==> flow/design.v <==
module divider(
    input logic [15:0]  dividend,
    output logic [15:0] quotient,
    output logic [15:0] remainder
);
    localparam logic[15:0] MAGIC = 16'h000047AF;
    logic [31:0]           temp;
    logic [31:0]           q;
    logic [15:0]           diff, t;
    assign temp = MAGIC * dividend[14:0];
    assign q = temp[31:16];
    assign diff = (dividend[14:0] - q) >> 1;
    assign t = diff + q;
    assign quotient = t >> 6;
    assign remainder[14:0] = dividend[14:0] - ((quotient << 6) + (quotient << 5) + (quotient << 2));
    assign remainder[15] = dividend[15];
endmodule
module input_circuit(
    input logic clk,
    input logic rst_n,
    input logic init_i,
    input logic stop_i,
    input logic [15:0] data_i,
    input logic valid_1,
    output logic ready_1,
    output logic [15:0] data_o,
    output logic valid_2,
    input  logic ready_2,
    output logic[15:0] total_num_turns_o
);
    logic[15:0] skid_buffer;
    logic       skid_buffer_empty;
    logic       r_init;
    logic       t1_done, t2_done;
    assign t1_done = ready_1 && valid_1;
    assign t2_done = ready_2 && valid_2;
    always_ff @(posedge clk) begin
        if(!rst_n) begin
            ready_1 <= 0;
        end
        else begin
            if(r_init)
              ready_1 <= !t1_done;
            else begin
                if(!stop_i) begin
                    if(skid_buffer_empty) begin
                        if((!valid_2) || t2_done)
                          ready_1 <= 1;
                        else ready_1 <= 0;
                    end else ready_1 <= 0;
                end
                else
                    ready_1 <= 0;
            end
        end
    end
    always_ff @(posedge clk) begin
        if(!rst_n) begin
            valid_2 <= 0;
        end
        else begin
            if(r_init)
              valid_2 <= 0;
            else begin
                if(t2_done) begin
                    if(skid_buffer_empty) begin
                        if(t1_done) begin
                            data_o <= data_i;
                            valid_2 <= 1;
                        end
                        else begin
                            valid_2 <= 0;
                        end
                    end
                    else begin
                        data_o <= skid_buffer;
                        valid_2 <= 1;
                    end
                end
                else if(!valid_2) begin
                    if(t1_done) begin
                        data_o <= data_i;
                        valid_2 <= 1;
                    end
                end
            end
        end
    end
    always_ff @(posedge clk) begin
        if(!rst_n) begin
            r_init <= 0;
            skid_buffer_empty <= 1;
        end
        else begin
            if(r_init) begin
                if(t1_done) begin
                    r_init <= 0;
                    total_num_turns_o <= data_i;
                end
            end
            else begin
                if(init_i)
                    r_init <= 1;
                if(t1_done && valid_2 && !t2_done) begin
                    skid_buffer <= data_i;
                    skid_buffer_empty <= 0;
                end
                else if(!t1_done && t2_done && !skid_buffer_empty) begin
                    skid_buffer_empty <= 1;
                end
            end
        end
    end
endmodule
module dial_solver(
        input logic [15:0] val,
        input logic        valid_i,
        input logic        clk,
        input logic        rst_n,
        input logic [15:0] full_turns,
        output logic       ready,
        output logic       valid,
        output logic [31:0] password
);
    logic signed[31:0] dial;
    logic signed[31:0] old_dial;
    logic [15:0] rval;
    typedef enum logic {
        LEFT = 0,
        RIGHT = 1
    } turn_t;
    typedef enum logic[2:0]{
        IDLE,
        READY,
        CHECK_TURN,
        R_END,
        L_END
    }state_t;
    logic turn;
    state_t state;
    assign turn = rval[15];
    always_ff @(posedge clk) begin
        if(!rst_n) begin
            ready <= 0;
            password <= 0;
            dial <= 50;
            state <= IDLE;
        end
        else begin
            unique case(state)
                IDLE: begin
                    ready <= 1;
                    state <= READY;
                end
                READY: begin
                    if(valid_i) begin
                      old_dial <= dial;
                      password <= password + full_turns;
                      rval <= val;
                      state <= CHECK_TURN;
                      ready <= 0;
                    end
                end
                CHECK_TURN: begin
                    if(turn == RIGHT) begin
                      dial <= dial + rval[14:0];
                      state <= R_END;
                    end
                    else begin
                      dial <= dial - rval[14:0];
                      state <= L_END;
                    end
                end
                R_END: begin
                    if(dial > 99) begin
                        dial <= dial - 100;
                        password <= password + 1;
                    end
                    state <= READY;
                    ready <= 1;
                end
                L_END: begin
                    if(dial < 0) begin
                      dial <= dial + 100;
                    end
                    if((dial < 0 || dial == 0) && old_dial != 0)
                        password <= password + 1;
                    state <= READY;
                    ready <= 1;
                end
            endcase
        end
    end
endmodule
module top(input logic [15:0]  data_i,
           input logic         valid_i,
           input logic         clk,
           input logic         rst_n,
           output logic        ready_o,
           output logic valid_o,
           output logic [31:0] password_o);
    logic [15:0] dividend;
    logic [15:0] quotient;
    logic [15:0] remainder;
    logic        init;
    logic        stop;
    logic [31:0] turns;
    logic        ready1;
    logic        valid2, ready2;
    logic        valid3;
    logic [15:0] cnt;
    logic [15:0] total_num_turns;
    typedef enum logic[2:0] {
        IDLE,
        CHECK_TOTAL_CNT,
        ACTIVE,
        WAIT1,
        WAIT2,
        DONE
    }state_t;
    state_t state;
    always_ff @(posedge clk) begin
        if(!rst_n) begin
            state <= IDLE;
            valid_o <= 0;
            init <= 1;
            stop <= 1;
            cnt <= 0;
        end
        else begin
            unique case(state)
                IDLE: begin
                    if(valid_i && ready_o) begin
                        init <= 0;
                        state <= CHECK_TOTAL_CNT;
                    end
                end
                CHECK_TOTAL_CNT: begin
                    if(cnt == total_num_turns) begin
                        state <= DONE;
                    end
                    else begin
                        state <= ACTIVE;
                        stop <= 0;
                        init <= 0;
                    end
                end
                ACTIVE:begin
                    if(ready_o && valid_i) begin
                        cnt <= cnt + 1;
                        if(cnt + 1 == total_num_turns) begin
                            state <= WAIT1;
                            stop <= 1;
                        end
                    end
                end
                WAIT1: begin
                    state <= WAIT2;
                end
                WAIT2: begin
                    if(ready2 && !valid2) begin
                        valid_o <= 1;
                        state <= DONE;
                    end
                end
                DONE:begin
                    valid_o <= 0;
                    stop <= 1;
                    init <= 1;
                    state <= IDLE;
                end
            endcase
        end
    end
    input_circuit ic (
        .clk (clk),
        .rst_n (rst_n),
        .data_i (data_i),
        .valid_1 (valid_i),
        .ready_1 (ready_o),
        .data_o (dividend),
        .valid_2 (valid2),
        .ready_2 (ready2),
        .total_num_turns_o (total_num_turns),
        .init_i (init),
        .stop_i (stop));
    divider d(.dividend (dividend),
              .quotient (quotient),
              .remainder (remainder));
    dial_solver ds(.val (remainder),
                  .valid_i (valid2),
                  .clk (clk),
                  .rst_n (rst_n),
                  .ready (ready2),
                  .valid (valid_3),
                  .password (password_o),
                  .full_turns (quotient));
endmodule
Appendix: tool output

## Reports on top

Each step is given for the RTL above and for the edited RTL.
"original" refers to lines of the RTL above, "edited" to lines of the edited file.
"difference": "edited" minus "original" as printed here.
Cell names lack the library's common part.
The mark - stands for no value.

| set-up | value |
|---|---|
| top module | top |
| clock | clk |
| cell library | sky130hd |
| timing corner | tt_025C_1v80 |

## Edit of the RTL

The edit as a unified diff against the file above.
The edit is scripted: it alters the design's behaviour and was not made to optimise anything.

```diff
@@ -13,5 +13,5 @@
     assign t = diff + q;
     assign quotient = t >> 6;
-    assign remainder[14:0] = dividend[14:0] - ((quotient << 6) + (quotient << 5) + (quotient << 2));
+    assign remainder[14:0] = dividend[14:0] ^ ((quotient << 6) + (quotient << 5) + (quotient << 2));
     assign remainder[15] = dividend[15];
 endmodule
```

## Word level

Counts by Yosys on the flattened word-level netlist (proc, flatten, opt, wreduce; memories kept). Register bits leave out memories and registers merged into their read ports (data or address). Print and check cells are left out. Cells with the same type and inputs are merged into one.

Storage and ports:

| what | original | edited | difference |
|---|---|---|---|
| register bits after elaboration | 190 | 190 | 0 |
| bits of input ports | 19 | 19 | 0 |
| output and inout port bits | 34 | 34 | 0 |
| elaborated cells | 143 | 143 | 0 |

Cells by class:

| what | original | edited | difference |
|---|---|---|---|
| $add $sub $neg | 12 | 11 | -1 |
| $mul | 1 | 1 | 0 |
| $lt $le $gt $ge | 2 | 2 | 0 |
| eq/ne operators | 21 | 21 | 0 |
| muxes and demuxes | 44 | 44 | 0 |
| bitwise gates (word level) | 2 | 3 | +1 |
| reductions and logical operators | 43 | 43 | 0 |

Operators by type and width:

| cell | original | edited | difference |
|---|---|---|---|
| 15-bit subtractor | 1 | 0 | -1 |
| 15-bit XOR | 0 | 1 | +1 |

Operator kinds equal on both sides are left out: 46.

## Logic depth

Longest topological path by Yosys (ltp), each cell counted once; first at word level (registers and memories cut), then after technology mapping (sequential cells cut; the memories' decode and read muxes count).

Depth:

| what | original | edited | difference |
|---|---|---|---|
| word-level depth | 6 | 6 | 0 |
| ABC_AREA | 0 | 0 | - |
| depth in mapped cells | 53 | 60 | +7 |
| depth with buffers taken out | 52 | 58 | +6 |

## Netlist

The flow's flattened synthesis, as Yosys stat reports it; memories are mapped. The netlist is that of the ABC_AREA named above (0 if unset); the other value can give another one.

Cells by type:

| type | original | edited | difference |
|---|---|---|---|
| nor2_1 | 196 | 174 | -22 |
| inv_1 | 188 | 168 | -20 |
| o21a_1 | 30 | 13 | -17 |
| a21o_1 | 33 | 49 | +16 |
| a21oi_1 | 139 | 130 | -9 |
| xnor2_1 | 90 | 99 | +9 |
| nand2_1 | 155 | 147 | -8 |
| a311oi_1 | 13 | 5 | -8 |
| and2_1 | 13 | 21 | +8 |
| ha_1 | 220 | 214 | -6 |
| xor2_1 | 85 | 79 | -6 |
| nand3_1 | 42 | 48 | +6 |
| a211oi_1 | 18 | 24 | +6 |
| fa_1 | 90 | 85 | -5 |
| and3_1 | 24 | 29 | +5 |
| o31ai_1 | 10 | 5 | -5 |
| nor3b_1 | 6 | 1 | -5 |
| a221oi_1 | 5 | 0 | -5 |

Cell types equal on both sides are left out: 20.
The list need not be complete.

Mapped netlist:

| what | original | edited | difference |
|---|---|---|---|
| standard cells after synthesis | 2014 | 1968 | -46 |
| synthesis area (sq um) | 18151.2 | 17875.9 | -275.3 |
| area of sequential cells (sq um) | 4864.7 | 4864.7 | 0.0 |
| flip-flops | 195 | 195 | 0 |
| buffers | 56 | 58 | +2 |

By module: a second synthesis without flattening, with its own total; a netlist apart from the flattened one above.

Unflattened totals:

| what | original | edited | difference |
|---|---|---|---|
| cell total of the unflattened synthesis | 2197 | 2038 | -159 |
| area total of the unflattened synthesis (sq um) | 19840.3 | 18848.1 | -992.2 |

Rows give one instance, submodules left out.

Modules, original:

| module | instances | cells | area (sq um) | seq. area (sq um) |
|---|---|---|---|---|
| dial_solver | 1 | 1094 | 9152.5 | 2842.7 |
| divider | 1 | 774 | 7019.2 | 0.0 |
| input_circuit | 1 | 126 | 1966.9 | 1521.5 |
| top | 1 | 203 | 1701.6 | 500.5 |

Modules, edited:

| module | instances | cells | area (sq um) | seq. area (sq um) |
|---|---|---|---|---|
| dial_solver | 1 | 1032 | 8823.5 | 2842.7 |
| divider | 1 | 677 | 6356.1 | 0.0 |
| input_circuit | 1 | 126 | 1966.9 | 1521.5 |
| top | 1 | 203 | 1701.6 | 500.5 |

## Worst setup path after synthesis

OpenSTA on the mapped netlist: ideal clock, no wires. The path of least setup slack (recovery checks aside). Input and output delay are each 20% of the period. Register names are those of the netlist, which keeps one name where synthesis merged equal registers.

Path post-synthesis:

| what | original | edited | difference |
|---|---|---|---|
| kind | reg2reg | reg2reg | - |
| from | register ic.data_o[5] | register ic.data_o[4] | - |
| to | register ds.rval[14] | register ds.rval[14] | - |
| clock period (ns) | 13.0 | 13.0 | 0.0 |
| library setup time (ns) | 0.268 | 0.268 | 0.000 |
| launch time at the first pin (ns) | 0.000 | 0.000 | 0.000 |
| arrival (ns) | 12.233 | 11.315 | -0.918 |
| required time (ns) | 12.732 | 12.732 | 0.000 |
| slack (ns) | 0.499 | 1.417 | +0.918 |
| path delay (ns) | 12.501 | 11.583 | -0.918 |
| driving pins on the path | 51 | 55 | +4 |
| buffers on the path | 1 | 1 | 0 |
| synthesis period reached (ns) | 12.501 | 11.583 | -0.918 |

"path delay" is the arrival time less input delay plus setup time.
"driving pins on the path" counts driving pins, that of a launching flip-flop among them; a cell with two outputs on the path counts twice.
"synthesis period reached" = period - worst setup slack (recovery checks aside). The figure is calculated, with input and output delays left at 20% of the set period.
The rows between start and end are the longest chain of elaborated cells between them; the timing report does not say that the signal goes this way. Where chains are equally long, one stands for them.
Each line given opens the expression or statement behind the cell; cells for indexed reads and writes are added by Yosys, which also makes memories of some case tables.
A register here has more assigning lines than the two given.

| on the way, post-synthesis, original | value |
|---|---|
| cell sequence | edfxtp_1 > buf_1 > inv_1 > fa_1 > fa_1 > inv_1 > fa_1 > fa_1 > fa_1 > inv_1 > fa_1 > inv_1 > ha_1 > a2111oi_0 > a21bo_2 > a21o_1 > a311o_1 > xnor2_1 > (+15 left out) > xnor2_1 > fa_1 > inv_1 > fa_1 > inv_1 > ha_1 > o21a_1 > o21a_1 > o21ai_0 > nand2b_1 > and2_1 > o21a_1 > o21a_1 > o21ai_0 > nand2b_1 > a21oi_1 > xnor2_1 > xnor3_1 |
| length of the longest elaborated chain | 6 |
| elaborated cells between the ends (all ways) | 6 |
| source lines of those cells | 4 |
| those cells by class | 5 x add/sub; 1 x mul |

Ends and longest elaborated chain, post-synthesis, original:

| what | line | RTL |
|---|---|---|
| start, declared | 26 | `output logic [15:0] data_o,` |
| start, assigned | 68 | `data_o <= data_i;` |
| start, assigned | 76 | `data_o <= skid_buffer;` |
| 15-bit by 15-bit multiplier with 30-bit output | 10 | `assign temp = MAGIC * dividend[14:0];` |
| 15-bit by 16-bit subtractor with 17-bit output | 12 | `assign diff = (dividend[14:0] - q) >> 1;` |
| 16-bit by 14-bit adder with 16-bit output | 13 | `assign t = diff + q;` |
| 15-bit adder | 15 | `assign remainder[14:0] = dividend[14:0] - ((quotient << 6) + (quotient << 5) + (quotient << 2));` |
| 15-bit by 12-bit adder with 15-bit output | 15 |  |
| 15-bit subtractor | 15 |  |
| end, assigned | 159 | `rval <= val;` |
| end, declared | 127 | `logic [15:0] rval;` |

| on the way, post-synthesis, edited | value |
|---|---|
| cell sequence | edfxtp_1 > fa_1 > inv_1 > fa_1 > inv_1 > fa_1 > fa_1 > fa_1 > inv_1 > fa_1 > inv_1 > ha_1 > and3_1 > clkbuf_2 > a211o_1 > a41oi_1 > o21ai_0 > a21oi_1 > (+19 left out) > maj3_2 > a41o_1 > nand3b_1 > a21oi_1 > xor2_1 > fa_1 > ha_1 > inv_1 > fa_1 > nor2b_1 > o21ai_0 > nand2b_1 > a21o_1 > a21o_1 > a21o_1 > a21oi_1 > xnor2_1 > xnor3_1 |
| length of the longest elaborated chain | 6 |
| elaborated cells between the ends (all ways) | 6 |
| source lines of those cells | 4 |
| those cells by class | 4 x add/sub; 1 x mul; 1 x logic |

Ends and longest elaborated chain, post-synthesis, edited:

| what | line | RTL |
|---|---|---|
| start, declared | 26 | `output logic [15:0] data_o,` |
| start, assigned | 68 | `data_o <= data_i;` |
| start, assigned | 76 | `data_o <= skid_buffer;` |
| 15-bit by 15-bit multiplier with 30-bit output | 10 | `assign temp = MAGIC * dividend[14:0];` |
| 15-bit by 16-bit subtractor with 17-bit output | 12 | `assign diff = (dividend[14:0] - q) >> 1;` |
| 16-bit by 14-bit adder with 16-bit output | 13 | `assign t = diff + q;` |
| 15-bit adder | 15 | `assign remainder[14:0] = dividend[14:0] ^ ((quotient << 6) + (quotient << 5) + (quotient << 2));` |
| 15-bit by 12-bit adder with 15-bit output | 15 |  |
| 15-bit XOR | 15 |  |
| end, assigned | 159 | `rval <= val;` |
| end, declared | 127 | `logic [15:0] rval;` |

## Worst path after layout

Path of least setup slack in the final report of each run of pair A (OpenROAD, finished layout, wires in). Where an end is a register, its clock arrival counts in the times.

Path after layout:

| what | original | edited | difference |
|---|---|---|---|
| kind | reg2reg | reg2reg | - |
| from | register ic.data_o[4] | register ic.data_o[3] | - |
| to | register ds.rval[14] | register ds.rval[14] | - |
| clock period (ns) | 13.0 | 13.0 | 0.0 |
| library setup time (ns) | 0.26 | 0.25 | -0.01 |
| launch time at the first pin (ns) | 0.46 | 0.46 | 0.00 |
| arrival (ns) | 12.63 | 12.45 | -0.18 |
| required time (ns) | 13.18 | 13.19 | +0.01 |
| slack (ns) | 0.55 | 0.73 | +0.18 |
| driving pins on the path | 51 | 54 | +3 |
| buffers on the path | 0 | 0 | 0 |

The rows between start and end are the longest chain of elaborated cells between them; the timing report does not say that the signal goes this way. Where chains are equally long, one stands for them.
A register here has more assigning lines than the two given.

| on the way, after layout, original | value |
|---|---|
| cell sequence | edfxtp_1 > inv_1 > fa_2 > fa_1 > inv_1 > fa_1 > fa_1 > fa_1 > inv_1 > fa_1 > inv_1 > ha_1 > a2111oi_4 > a21bo_2 > a21o_1 > a311o_1 > xnor2_2 > ha_1 > (+15 left out) > xnor2_1 > fa_1 > inv_1 > fa_1 > inv_1 > ha_1 > o21a_1 > o21a_1 > o21ai_0 > nand2b_1 > and2_1 > o21a_1 > o21a_1 > o21ai_1 > nand2b_1 > a21oi_1 > xnor2_1 > xnor3_1 |
| length of the longest elaborated chain | 6 |
| elaborated cells between the ends (all ways) | 6 |
| source lines of those cells | 4 |
| those cells by class | 5 x add/sub; 1 x mul |

Ends and longest elaborated chain, after layout, original:

| what | line | RTL |
|---|---|---|
| start, declared | 26 | `output logic [15:0] data_o,` |
| start, assigned | 68 | `data_o <= data_i;` |
| start, assigned | 76 | `data_o <= skid_buffer;` |
| 15-bit by 15-bit multiplier with 30-bit output | 10 | `assign temp = MAGIC * dividend[14:0];` |
| 15-bit by 16-bit subtractor with 17-bit output | 12 | `assign diff = (dividend[14:0] - q) >> 1;` |
| 16-bit by 14-bit adder with 16-bit output | 13 | `assign t = diff + q;` |
| 15-bit adder | 15 | `assign remainder[14:0] = dividend[14:0] - ((quotient << 6) + (quotient << 5) + (quotient << 2));` |
| 15-bit by 12-bit adder with 15-bit output | 15 |  |
| 15-bit subtractor | 15 |  |
| end, assigned | 159 | `rval <= val;` |
| end, declared | 127 | `logic [15:0] rval;` |

| on the way, after layout, edited | value |
|---|---|
| cell sequence | edfxtp_1 > fa_2 > inv_1 > fa_1 > inv_1 > fa_1 > fa_1 > fa_1 > inv_1 > fa_1 > inv_1 > ha_1 > and3_1 > a211o_1 > a41oi_1 > o21ai_1 > a21oi_2 > xnor2_1 > (+18 left out) > maj3_2 > a41o_1 > nand3b_1 > a21oi_1 > xor2_1 > fa_1 > ha_1 > inv_1 > fa_1 > nor2b_1 > o21ai_0 > nand2b_1 > a21o_1 > a21o_1 > a21o_1 > a21oi_1 > xnor2_1 > xnor3_1 |
| length of the longest elaborated chain | 6 |
| elaborated cells between the ends (all ways) | 6 |
| source lines of those cells | 4 |
| those cells by class | 4 x add/sub; 1 x mul; 1 x logic |

Ends and longest elaborated chain, after layout, edited:

| what | line | RTL |
|---|---|---|
| start, declared | 26 | `output logic [15:0] data_o,` |
| start, assigned | 68 | `data_o <= data_i;` |
| start, assigned | 76 | `data_o <= skid_buffer;` |
| 15-bit by 15-bit multiplier with 30-bit output | 10 | `assign temp = MAGIC * dividend[14:0];` |
| 15-bit by 16-bit subtractor with 17-bit output | 12 | `assign diff = (dividend[14:0] - q) >> 1;` |
| 16-bit by 14-bit adder with 16-bit output | 13 | `assign t = diff + q;` |
| 15-bit adder | 15 | `assign remainder[14:0] = dividend[14:0] ^ ((quotient << 6) + (quotient << 5) + (quotient << 2));` |
| 15-bit by 12-bit adder with 15-bit output | 15 |  |
| 15-bit XOR | 15 |  |
| end, assigned | 159 | `rval <= val;` |
| end, declared | 127 | `logic [15:0] rval;` |

## Layout results

Both versions went through the flow (Yosys, OpenROAD) with the same settings in each pair. Constraints: input delay and output delay 20% of the set period each, output load 0.01 pF.

| flow settings, pair A | value |
|---|---|
| CORE_UTILIZATION | 40 |
| PLACE_DENSITY | 0.6 |
| period_ns | 13.0 |
| CAP_MARGIN | 20 |
| CORE_MARGIN | 2 |
| SLEW_MARGIN | 20 |

Results, pair A:

| what | original | edited | difference |
|---|---|---|---|
| Yosys chip area after synthesis (sq um) | 18151.2 | 17875.9 | -275.3 |
| overall die area (sq um) | 47097.7 | 46397.2 | -700.5 |
| standard-cell area after layout (sq um) | 20130.6 | 19774.0 | -356.6 |
| final design utilization (%) | 44.6 | 44.8 | +0.2 |
| worst setup slack after layout (ns) | 0.549 | 0.734 | +0.185 |
| total negative slack (ns) | 0.000 | 0.000 | 0.000 |
| lowest hold slack (ns) | 0.446 | 0.447 | +0.001 |
| clock period achieved (ns) | 12.451 | 12.266 | -0.185 |

| flow settings, pair B | value |
|---|---|
| CELL_PAD_IN_SITES_GLOBAL_PLACEMENT | 0 |
| CORE_ASPECT_RATIO | 0.75 |
| CORE_UTILIZATION | 48 |
| CTS_CLUSTER_DIAMETER | 387 |
| CTS_CLUSTER_SIZE | 38 |
| GPL_TIMING_DRIVEN | 0 |
| MAX_ROUTING_LAYER | met5 |
| PLACE_DENSITY_LB_ADDON | 0.27 |
| SETUP_SLACK_MARGIN | 2.56 |
| period_ns | 14.3 |
| CAP_MARGIN | 20 |
| CORE_MARGIN | 2 |
| SLEW_MARGIN | 20 |

Results, pair B:

| what | original | edited | difference |
|---|---|---|---|
| Yosys chip area after synthesis (sq um) | 18151.2 | 17875.9 | -275.3 |
| overall die area (sq um) | 39402.3 | 38817.1 | -585.2 |
| standard-cell area after layout (sq um) | 21401.8 | 20576.0 | -825.8 |
| final design utilization (%) | 57.6 | 55.8 | -1.8 |
| worst setup slack after layout (ns) | 2.300 | 2.807 | +0.507 |
| total negative slack (ns) | 0.000 | 0.000 | 0.000 |
| lowest hold slack (ns) | 0.454 | 0.449 | -0.005 |
| clock period achieved (ns) | 12.000 | 11.493 | -0.507 |

By "clock period achieved" is meant the clock period of the run minus its worst setup slack. This is arithmetic on one report: input and output delays are still those of the set period (20% each).
